==> flow/design.v <==
`timescale 1ns / 1ps
 module PWM(
    input clk,
	 input rst,
	 input  wire   [2:0] ctr,
	 output reg 	pwm_left_out,				 
	 output reg    pwm_right_out,           
	 output reg [3:0] ctr_dir_out       
    );
	 reg  [19:0]  countleft; 
	 reg  [19:0]  countright; 
	 reg [19:0]left;
	 reg [19:0]right;
	 always@(posedge clk)
	 if(rst)
		begin
		left<=20'h0;
		right<=20'h0;
		ctr_dir_out<=4'b0000;
		end
	 else
	 casex(ctr)
		3'b000:                   
			begin
			left<=20'h24a;
			right<=20'h24a;
			ctr_dir_out<=4'b0101;
			end
		3'b110:                      
			begin
			left<=20'h24a;
			right<=20'h75;
			ctr_dir_out<=4'b0101;
			end
		3'b111:                      
			begin
			left<=20'h24a;
			right<=20'h111;
			ctr_dir_out<=4'b0101; 
			end
		3'b101:                      
			begin
			left<=20'h75;
			right<=20'h24a;
			ctr_dir_out<=4'b0101;
			end
		3'b100:                      
			begin
			left<=20'h111;
			right<=20'h24a;
			ctr_dir_out<=4'b0101;
			end
		3'b011:                      
			begin
			left<=20'h298;
			right<=20'h298;
			ctr_dir_out<=4'b1010;
			end
		3'b010:                      
			begin
			left<=20'h298;
			right<=20'h298;
			ctr_dir_out<=4'b0101;
			end
		3'b001:                      
			begin
			left<=20'h187;
			right<=20'h187;
			ctr_dir_out<=4'b0000;
			end
		endcase
	always@(posedge clk)
		if(rst)
			begin
			countleft=20'b0;
			pwm_left_out=0;
			end
		else
		begin
			countleft=countleft+1;
			if(countleft<=left)
				begin
				pwm_left_out=1;
				end
			else begin
			pwm_left_out=0;
			end
			if(countleft>=20'h30d)
			begin
			countleft=0;
			end
		end
	always@(posedge clk)
		if(rst)
			begin
			countright=20'b0;
			pwm_right_out=0;
			end
		else
		begin
			countright=countright+1;
			if(countright<=right)
				begin
				pwm_right_out=1;
				end
			else begin
			pwm_right_out=0;
			end
			if(countright>=20'h30d)
			begin
			countright=0;
			end
		end
endmodule
`timescale 1ns / 1ps
module HongWai(
	 input clk,
	 input rst,
    output reg [2:0]ctr,
	 input wire [1:0]hwsignal,
	 output reg [1:0]leds_hw
    );
	 always@(posedge clk)                  
    begin
	 if(rst)
		leds_hw<=2'b00;
	 else
	 leds_hw<=hwsignal;
	 end
	 always@(posedge clk)
		if(rst)
			ctr<=3'b000;
		else
		casex(hwsignal)
		2'b00:
			begin
			ctr<=3'b000;
			end
		2'b10:
			begin
			ctr<=3'b101;       
			end
		2'b01:
			begin
			ctr<=3'b110;
			end
		2'b11:
			begin
			ctr<=3'b000;
			end
		endcase
endmodule
`timescale 1ns / 1ps
module ChaoShengBo(
	 input clk,
	 input rst,
	 output reg [2:0]ctr,
	 output reg En_o,
	 output reg En_negedge_o,
	 output reg Trig,
	 input wire Echo,
	 input wire [1:0]hwsignal,
	output reg En_tag
    );
	 reg [23:0]count;           
	 reg [23:0]timecount;       
	 reg [23:0]keep_obstacle_time;
	 reg [23:0]keep_no_obstacle_time;     
	 reg En;                     
	 reg [31:0]turnleft_count;      
	 reg [1:0]temp;
	 reg [1:0]Echo_temp;
	 reg En_negedge;
	 reg tag;
	 reg [31:0]tag_count;      
	 reg [31:0]count_total; 
	 reg count_tag;
	 always@(posedge clk)
	 if(rst)
	 begin
	 count=24'b0;
	 Trig=1'b0;
	 end
	 else
	 begin
	 count=count+1;
	 if(count>=24'h1312d)       
		begin
		Trig=1'b1;
		end
	if(count==24'h13136)           
		begin
		Trig=1'b0;
		count=24'b0;
		end
	 end
	 always@(posedge clk)
	 if(rst)
		begin
		timecount=24'b0;
		keep_obstacle_time<=24'b0;
		En=0;
		keep_no_obstacle_time=24'b0;
		turnleft_count=32'b0;
		temp<=2'b0;
		Echo_temp<=2'b0;
		En_negedge=0;
		ctr<=3'b000;
		En_tag=0;
		tag=0;
		tag_count=0;
		count_total=0;
		count_tag=0;
		En_o<=0;
		En_negedge_o<=0;
		end
	 else
	 begin
	 keep_obstacle_time<=timecount;
	 if(Echo)
		begin
		timecount=timecount+1;
		end
	  Echo_temp[0]<=Echo;
	  Echo_temp[1]<=Echo_temp[0]; 
	  if((Echo_temp==2'b10)&&(keep_obstacle_time>=24'h1e84))
	  begin
	  timecount=24'b0;
	  En=0;
	  end
	  if((keep_obstacle_time<=24'h6b7)&&(keep_obstacle_time>=24'h4e)&&(Echo_temp==2'b10))
		begin
		timecount=24'b0;
		En=1;
		ctr<=3'b111;
		end
	 temp[0]<=En;
	 temp[1]<=temp[0];
	 if(temp==2'b10)
	 begin
	 En_negedge=1;
	 tag=1;
	 count_tag=1;
	 end
	 if(count_tag==1)
	 begin
	 count_total=count_total+1;
	 end
	 if(En_negedge&(turnleft_count<=32'h1443fd)&(turnleft_count>32'h8583b))
	 begin
	 turnleft_count=turnleft_count+1;
	  ctr<=3'b100;
	 end
	 if(En_negedge&(turnleft_count<=32'h8583b))
	 begin
	 turnleft_count=turnleft_count+1;
	  ctr<=3'b000;
	 end
	  if(En_negedge&(turnleft_count<=32'h1a39de)&(turnleft_count>32'h1443fd))
	 begin
	 turnleft_count=turnleft_count+1;
	  ctr<=3'b111;
	 end
	 if(turnleft_count>=32'h1a39de)
	 begin
	 En_negedge=0;
	 turnleft_count=32'b0;
	 end
	 if(tag==1&((hwsignal==2'b10)|(hwsignal==2'b00)))
	 begin
	 En_tag=1;
	 tag_count=tag_count+1;
	 ctr<=3'b110;
	 end
	 if(tag_count>=32'h5f5e1)
	 begin
	 En_tag=0;
	 tag_count=0;
	 tag=0;
	 count_total=0;
	 count_tag=0;
	 end
	 if(count_total>=32'h5f5e10)
	 begin
	 En_tag=0;
	 tag_count=0;
	 tag=0;
	 count_total=0;
	 count_tag=0;
	 end
	 En_o<=En;
	 En_negedge_o<=En_negedge;
	 end
endmodule
`timescale 1ns / 1ps
module Bluetooth(
    input clk,
	 input rst,
	 input Rx,
	 output Tx,
	 output reg [7:0] seg_data,
	 output [7:0] seg_slect,
	 output reg bl_En,
	 output reg [2:0] bl_ctr
    );
	 reg EnRead;
	 reg [19:0]fp;
	 reg [16:0]seg_fp;
	 reg seg_fp_clk;
	 reg [7:0]data;
	 reg [7:0]seg_data_r;
	 reg bl_En_r;
	 reg [2:0]bl_ctr_r;
	 assign seg_slect=8'hfe;
	 assign Tx=1'b0;
	 always@(posedge clk)
	 if(rst)
	 begin
	 EnRead=0;
	 fp=20'h0;
	 data=8'hfe;
	 seg_fp=17'h0;
	 seg_fp_clk=0;
	 seg_data_r=8'h0;
	 bl_En_r=0;
	 bl_ctr_r=3'b001;
	 seg_data<=8'h0;
	 bl_En<=0;
	 bl_ctr<=3'b001;
	 end
	 else
	 begin
		if(Rx==0)
			begin
				EnRead=1;
			end
		if(EnRead)
			begin
				fp=fp+1;
			end
		case(fp)
		20'h7a:
			begin
				data[0]=Rx;
			end
		20'hcb:
			begin
				data[1]=Rx;
			end
		20'h11d:
			begin
				data[2]=Rx;
			end
		20'h16e:
			begin
				data[3]=Rx;
			end
		20'h1c0:
			begin
				data[4]=Rx;
			end
		20'h211:
			begin
				data[5]=Rx;
			end	
		20'h262:
			begin
				data[6]=Rx;
			end
		20'h2b4:
			begin
				data[7]=Rx;
			end
		20'h305:               
			begin
				EnRead=0;
				fp=20'h0;
			end
		endcase
	 seg_fp=seg_fp+1;
	 if(seg_fp==17'h1fff)
		begin
		seg_fp_clk=0;
		end
		if(seg_fp==17'h3d09)
		begin
		if(seg_fp_clk==0)
		case(data)
	  8'h0:
		begin
		seg_data_r=8'b11000000;
		bl_ctr_r=3'b010;                  
		end
	  8'h1:
		begin
		seg_data_r=8'b11111001;
		bl_ctr_r=3'b111;                  
		end
	  8'h2:
		begin
		seg_data_r=8'b10100100;
		bl_ctr_r=3'b011;                  
		end
	  8'h3:
		begin
		seg_data_r=8'b10110000;
		bl_ctr_r=3'b100;                  
		end
	  8'h4:
		begin
		seg_data_r=8'b10011001;
		bl_ctr_r=3'b001;                 
		end
	  8'h5:
		begin
		seg_data_r=8'b10010010;
		bl_En_r=1;                       
		end
	  8'h6:
		begin
		seg_data_r=8'b10000010;
		bl_En_r=0;                        
		end
	  8'h7:
		begin
		seg_data_r=8'b00000111;
		end
	  8'h8:
		begin
		seg_data_r=8'b01111111;
		end
	  8'h9:
		begin
		seg_data_r=8'b01101111;
		end
	 8'hff:
		begin
		seg_data_r=8'b01110110;
		end
	 8'hfe:
		begin
		seg_data_r=8'b10001100;
		end
	  endcase
		seg_fp_clk=1;
		end
	 seg_data<=seg_data_r;
	 bl_En<=bl_En_r;
	 bl_ctr<=bl_ctr_r;
	 end
endmodule
`timescale 1ns / 1ps
module Top(
	input  clk,
	input  rst,
	output pwm_left_out,
	output pwm_right_out,
	output [3:0] ctr_dir_out,
	output [2:0] led,
	input  [1:0]hwsignal,
	output [1:0]leds_hw,
	output wire [2:0] led_pwm_ctr,
	output Trig,
	input Echo,
	output En_tag,
	output csb_En_negedge,
	input Rx,
	output Tx,
	output [7:0] data,
	output [7:0] seg_slect
    );
	wire [2:0]hw_ctr;
	wire [2:0]ctr;
	wire [2:0]bl_ctr;
	wire csb_En;                    
	wire bl_En;
	wire [2:0]csb_ctr;
	wire [2:0]middctr;
	PWM pwm(.clk(clk),
				.rst(rst),
				.ctr(ctr),
				.pwm_left_out(pwm_left_out),
				.pwm_right_out(pwm_right_out),
				.ctr_dir_out(ctr_dir_out));
	HongWai hw(.clk(clk),
					.rst(rst),
					.ctr(hw_ctr),
					.hwsignal(hwsignal),
					.leds_hw(leds_hw));
	ChaoShengBo csb(.clk(clk),
					.rst(rst),
					.ctr(csb_ctr),
					.En_o(csb_En),
					.En_negedge_o(csb_En_negedge),
					.Trig(Trig),
					.Echo(Echo),
					.hwsignal(hwsignal),
					.En_tag(En_tag)
					);
	Bluetooth bt(.clk(clk),
					.rst(rst),
					.Rx(Rx),
					.Tx(Tx),
					.seg_data(data),
					.seg_slect(seg_slect),
					.bl_ctr(bl_ctr),
					.bl_En(bl_En));
		assign middctr=(csb_En|csb_En_negedge)?csb_ctr:hw_ctr;
		assign ctr=bl_En?bl_ctr:middctr;
		assign led_pwm_ctr=csb_ctr;
		assign led=ctr;
endmodule
* Step by step through the tools: Top *
Tool output for the design above, in the order of the flow.
Line numbers count from 1 in the design file above.
Operators: Yosys type, input widths -> output width; for muxes data width and select width s.
Library cell names are shortened.
The mark n/a stands for no value.

set-up
  top module = Top
  clock input = clk
  cell library = sky130hd
  library corner = tt_025C_1v80

* Word-level counts *
Source: Yosys, flattened and elaborated, memories not mapped. Widths are those after wreduce. Registers that Yosys merges into a memory's read port (data or address) are not register bits. Print and check cells do not count.
Yosys's memory passes give these memory sizes; they may raise the number of words (mostly to a power of two), join words into wider ones and drop unused or constant bits.

word-level totals
  flip-flop bits (word level) = 327
  memory bits (read-only) = 192
  clocked read ports x word width = 24
  memory cells = 1
  bits of input ports = 6

memories
  name              depth  width  rd ports  wr ports  line  source
  (name not given)  8      24     1         0         22    casex(ctr)

operators by class
  add/sub/neg operators = 11
  magnitude comparators = 16
  equality and inequality tests = 28
  mux-type cells = 56
  bitwise operators = 9
  reduce/logical cells = 23

operators by type and width
  operator               number
  $mux 32                11
  $add 32x1->32 const B  5
  $pmux 8 s12            1
  $eq 20x10->1 const B   4
  $le 32x21->1 const B   2
  $add 20x1->20 const B  3
  $eq 20x9->1 const B    3
  $add 24x1->24 const B  2
  $ge 20x10->1 const B   2
  $le 20x20->1           2
  $mux 20                2
  $ge 32x19->1 const B   1
  $gt 32x20->1 const B   1
  $le 32x20->1 const B   1
  $ge 32x21->1 const B   1
  $gt 32x21->1 const B   1
  $ge 32x23->1 const B   1
  $eq 8x3->1 const B     4
  $mux 1                 32
  $le 24x11->1 const B   1
  $ge 24x13->1 const B   1
  $ge 24x17->1 const B   1
  $eq 24x17->1 const B   1
  $ge 24x7->1 const B    1
  $mux 3                 7
  $eq 20x7->1 const B    1
  $eq 20x8->1 const B    1
  $add 17x1->17 const B  1

Other operator kinds: 24; their cells: 49.

* Logic depth *
Longest topological path by Yosys (ltp), each cell counted once; first at word level (registers and memories cut), then after technology mapping (sequential cells cut; the memories' decode and read muxes count).

depth
  word-level depth = 18
  ABC_AREA = 1
  depth in mapped cells = 52

* Mapped cells and area *
Yosys stat after the flow's synthesis: flattened, memories mapped to cells. It holds for the ABC_AREA given above (unset counts as 0); a run with the other value may have another netlist.
The area totals of this step are shown rounded.

cell types
  cell      number  area in all (µm²)
  dfxtp_1   304     6.09E+03
  nand2_1   433     1.63E+03
  nor2_1    427     1.6E+03
  inv_1     371     1.39E+03
  xor2_1    150     1313.76
  nand3_1   139     695.667
  ha_1      46      575.552
  nor3_1    99      495.475
  nand4_1   75      469.2
  xnor2_1   29      253.994
  nor4_1    33      206.448
  o21ai_0   39      195.187
  a21oi_1   36      180.173
  nor2_2    21      131.376
  nand2_2   18      112.608
  buf_6     9       101.347
  buf_4     12      90.086
  clkbuf_1  21      78.826

Not listed: further types 40, cells in them 145.

synthesis totals
  mapped cells = 2407
  cell area after synthesis = 16700 µm²
  sequential part of the area = 6090 µm²
  flip-flop cells = 304
  buffers = 46

* Timing after synthesis *
OpenSTA on the mapped netlist: ideal clock, no wires. The path of least setup slack (recovery checks aside). Input and output delay are each 20% of the period. Register names are those of the netlist, which keeps one name where synthesis merged equal registers.

timing path post-synthesis
  kind = input port to flip-flop
  start = input Rx
  end = register bt.seg_data[1]
  period = 10.0 ns
  input delay = 2.000 ns
  setup time = 0.091 ns
  time at the first pin = 2.000 ns
  data arrival time = 5.566 ns
  path slack = 4.343 ns
  delay of the path = 3.657 ns
  stages = 25
  synthesis period reached = 5.657 ns

"delay of the path" = arrival - input delay + setup time.
"stages" counts driving pins, that of a launching flip-flop among them; a cell with two outputs on the path counts twice.
"synthesis period reached" = period - worst setup slack (recovery checks aside). The figure is calculated, with input and output delays left at 20% of the set period.
Between the ends stands the longest chain of elaborated cells between them, by number of cells; it is not shown to be the way that was timed. Of several equally long chains one is given.
A line is the first line of the expression or statement that the cell stems from. Yosys adds cells for indexed reads and writes and turns some case tables into memories.

on the way, post-synthesis
  cells stage by stage = clkbuf_1 -> inv_1 -> nor2_1 -> nor3_1 -> nand3_1 -> nor3_1 -> or2_2 -> nand2_1 -> nand4_1 -> nor4_1 -> inv_1 -> nor2_1 -> nand2_1 -> o21a_1 -> nor4_1 -> inv_1 -> nor2_1 -> nand2_1 -> nor2_1 -> nor3_1 -> nand3_1 -> nand2_1 -> clkinv_1 -> nor2_1 -> a311oi_1
  cells in the longest elaborated chain = 10
  elaborated cells on any way between the ends = 43
  RTL lines with such cells = 5

ends and longest elaborated chain, post-synthesis
  item                line  source
  from (decl)         467   input Rx,
  $mux 1              333   if(Rx==0)
  $mux 1              317   if(rst)
  $mux 20             337   if(EnRead)
  $mux 20             317
  $eq 20x7->1         341   case(fp)
  $mux 1              341
  $mux 1              317
  $eq 8x3->1          388   case(data)
  $reduce_bool 12->1  n/a
  $reduce_and 3->1    n/a
  to (assign)         327   seg_data<=8'h0;
  to (assign)         447   seg_data<=seg_data_r;
  to (decl)           301   output reg [7:0] seg_data,

* Timing after layout *
From the final timing report of stored run 1: the path of least setup slack in the routed layout; clock arrival at registers is part of the times.

timing path after layout
  kind = flip-flop to flip-flop
  start = register csb.turnleft_count[0]
  end = register csb.turnleft_count[13]
  period = 4.95 ns
  setup time = 0.10 ns
  time at the first pin = 0.53 ns
  data arrival time = 5.48 ns
  path slack = -0.10 ns
  stages = 46

Between the ends stands the longest chain of elaborated cells between them, by number of cells; it is not shown to be the way that was timed. Of several equally long chains one is given.
A register here has more assigning lines than the two given.

on the way, after layout
  cells stage by stage = dfxtp_4 -> ha_4 -> nand2_2 -> buf_4 -> nor2_2 -> nand4_1 -> nor2_2 -> a21oi_4 -> nand2_4 -> buf_8 -> inv_8 -> nand2_4 -> nand2_2 -> nor3_4 -> nand3_2 -> nor2_4 -> nand2_2 -> nand2_4 -> [10 not listed] -> nand2_1 -> nand2_1 -> nand2_2 -> nand2_2 -> nor2_4 -> buf_6 -> nand2_1 -> nand2_1 -> inv_2 -> nand2_2 -> nand3_1 -> nand2_1 -> clkinv_1 -> nand2_1 -> nand2_2 -> nand2_4 -> clkbuf_16 -> nor2_1
  cells in the longest elaborated chain = 16
  elaborated cells on any way between the ends = 21
  RTL lines with such cells = 8

ends and longest elaborated chain, after layout
  item             line  source
  from (decl)      170   reg [31:0]turnleft_count;
  from (assign)    251   turnleft_count=turnleft_count+1;
  from (assign)    256   turnleft_count=turnleft_count+1;
  $le 32x21->1     249   if(En_negedge&(turnleft_count<=32'h1443fd)&(turnleft_count>32'h8583b))
  $and 1x1->1 x2   249
  $mux 32          249
  $mux 32          198   if(rst)
  $le 32x20->1     254   if(En_negedge&(turnleft_count<=32'h8583b))
  $and 1x1->1      254
  $mux 32          254
  $mux 32          198
  $le 32x21->1     259   if(En_negedge&(turnleft_count<=32'h1a39de)&(turnleft_count>32'h1443fd))
  $and 1x1->1 x2   259
  $mux 32          259
  $mux 32          198
  $ge 32x21->1     264   if(turnleft_count>=32'h1a39de)
  $reduce_or 2->1  n/a
  to (assign)      256
  to (assign)      261   turnleft_count=turnleft_count+1;
  to (decl)        170

Top module Top; platform sky130hd; tools Yosys and OpenROAD; 6 stored runs in no particular order. Input and output delays are each 20% of the period that was set; the output load is 0.01 pF.
"allowed time less slack (worst setup path)" = time allowed to the worst setup path (clock period - input delay - output delay, where it has them) - its slack; a late launch clock adds to it, a late capture clock takes from it.
"overall power": no workload was simulated; the value follows from the tool's default switching activity.
The measured numbers are rounded.
Among the settings, -- means not set for that run.
A result given as -- is not shown for that run.

name                                             stored run 1            stored run 2             stored run 3  stored run 4            stored run 5            stored run 6
ABC_AREA                                         1                       1                        --            --                      --                      --
CORE_ASPECT_RATIO                                1.04                    --                       --            --                      --                      --
CORE_MARGIN                                      8                       8                        2             2                       2                       2
CORE_UTILIZATION                                 49                      40                       56            40                      35                      42
CTS_CLUSTER_SIZE                                 50                      --                       --            --                      --                      --
GPL_ROUTABILITY_DRIVEN                           0                       --                       1             --                      --                      --
GPL_TIMING_DRIVEN                                1                       0                        --            --                      --                      --
HOLD_SLACK_MARGIN                                0.03                    0.04                     --            --                      --                      --
PLACE_DENSITY_LB_ADDON                           0.1                     --                       --            --                      0.21                    --
SETUP_SLACK_MARGIN                               -0.3                    3.8                      --            1.63                    --                      --
TNS_END_PERCENT                                  80                      15                       85            --                      --                      --
period_ns                                        4.95                    15.6                     9.09          8.99                    9.74                    8.99
CAP_MARGIN                                       20                      30                       20            20                      30                      20
SLEW_MARGIN                                      20                      20                       20            20                      20                      20
CELL_PAD_IN_SITES_DETAIL_PLACEMENT               --                      1                        --            --                      1                       --
CELL_PAD_IN_SITES_GLOBAL_PLACEMENT               --                      3                        2             --                      --                      --
CTS_CLUSTER_DIAMETER                             --                      173                      --            --                      --                      --
PLACE_DENSITY                                    --                      --                       0.56          0.6                     --                      0.6
allowed time less slack (worst setup path) (ns)  5.05                    4.35                     --            7.17                    8.86                    8.32
critical path kind                               flip-flop to flip-flop  input port to flip-flop  --            flip-flop to flip-flop  flip-flop to flip-flop  flip-flop to flip-flop
smallest hold slack (ns)                         0.449                   0.455                    --            0.463                   0.470                   0.459
total negative slack (ns)                        -1.98                   0.000                    --            0.000                   0.000                   0.000
overall power (W)                                0.00528                 0.00177                  --            0.00301                 0.00291                 0.003
utilization in the final report (%)              63.5                    46.1                     --            47.4                    40.3                    48.0
standard-cell area after routing (µm²)           21500                   19200                    --            18900                   18600                   18500
full die area (µm²)                              40200                   48500                    --            42300                   48200                   40300
chip area in the Yosys report (µm²)              16700                   16700                    --            16300                   16300                   16300
lowest setup slack (ns)                          -0.104                  8.13                     --            1.82                    0.882                   0.667

Stored run 3: stopped before the end: placement reported GPL-0301
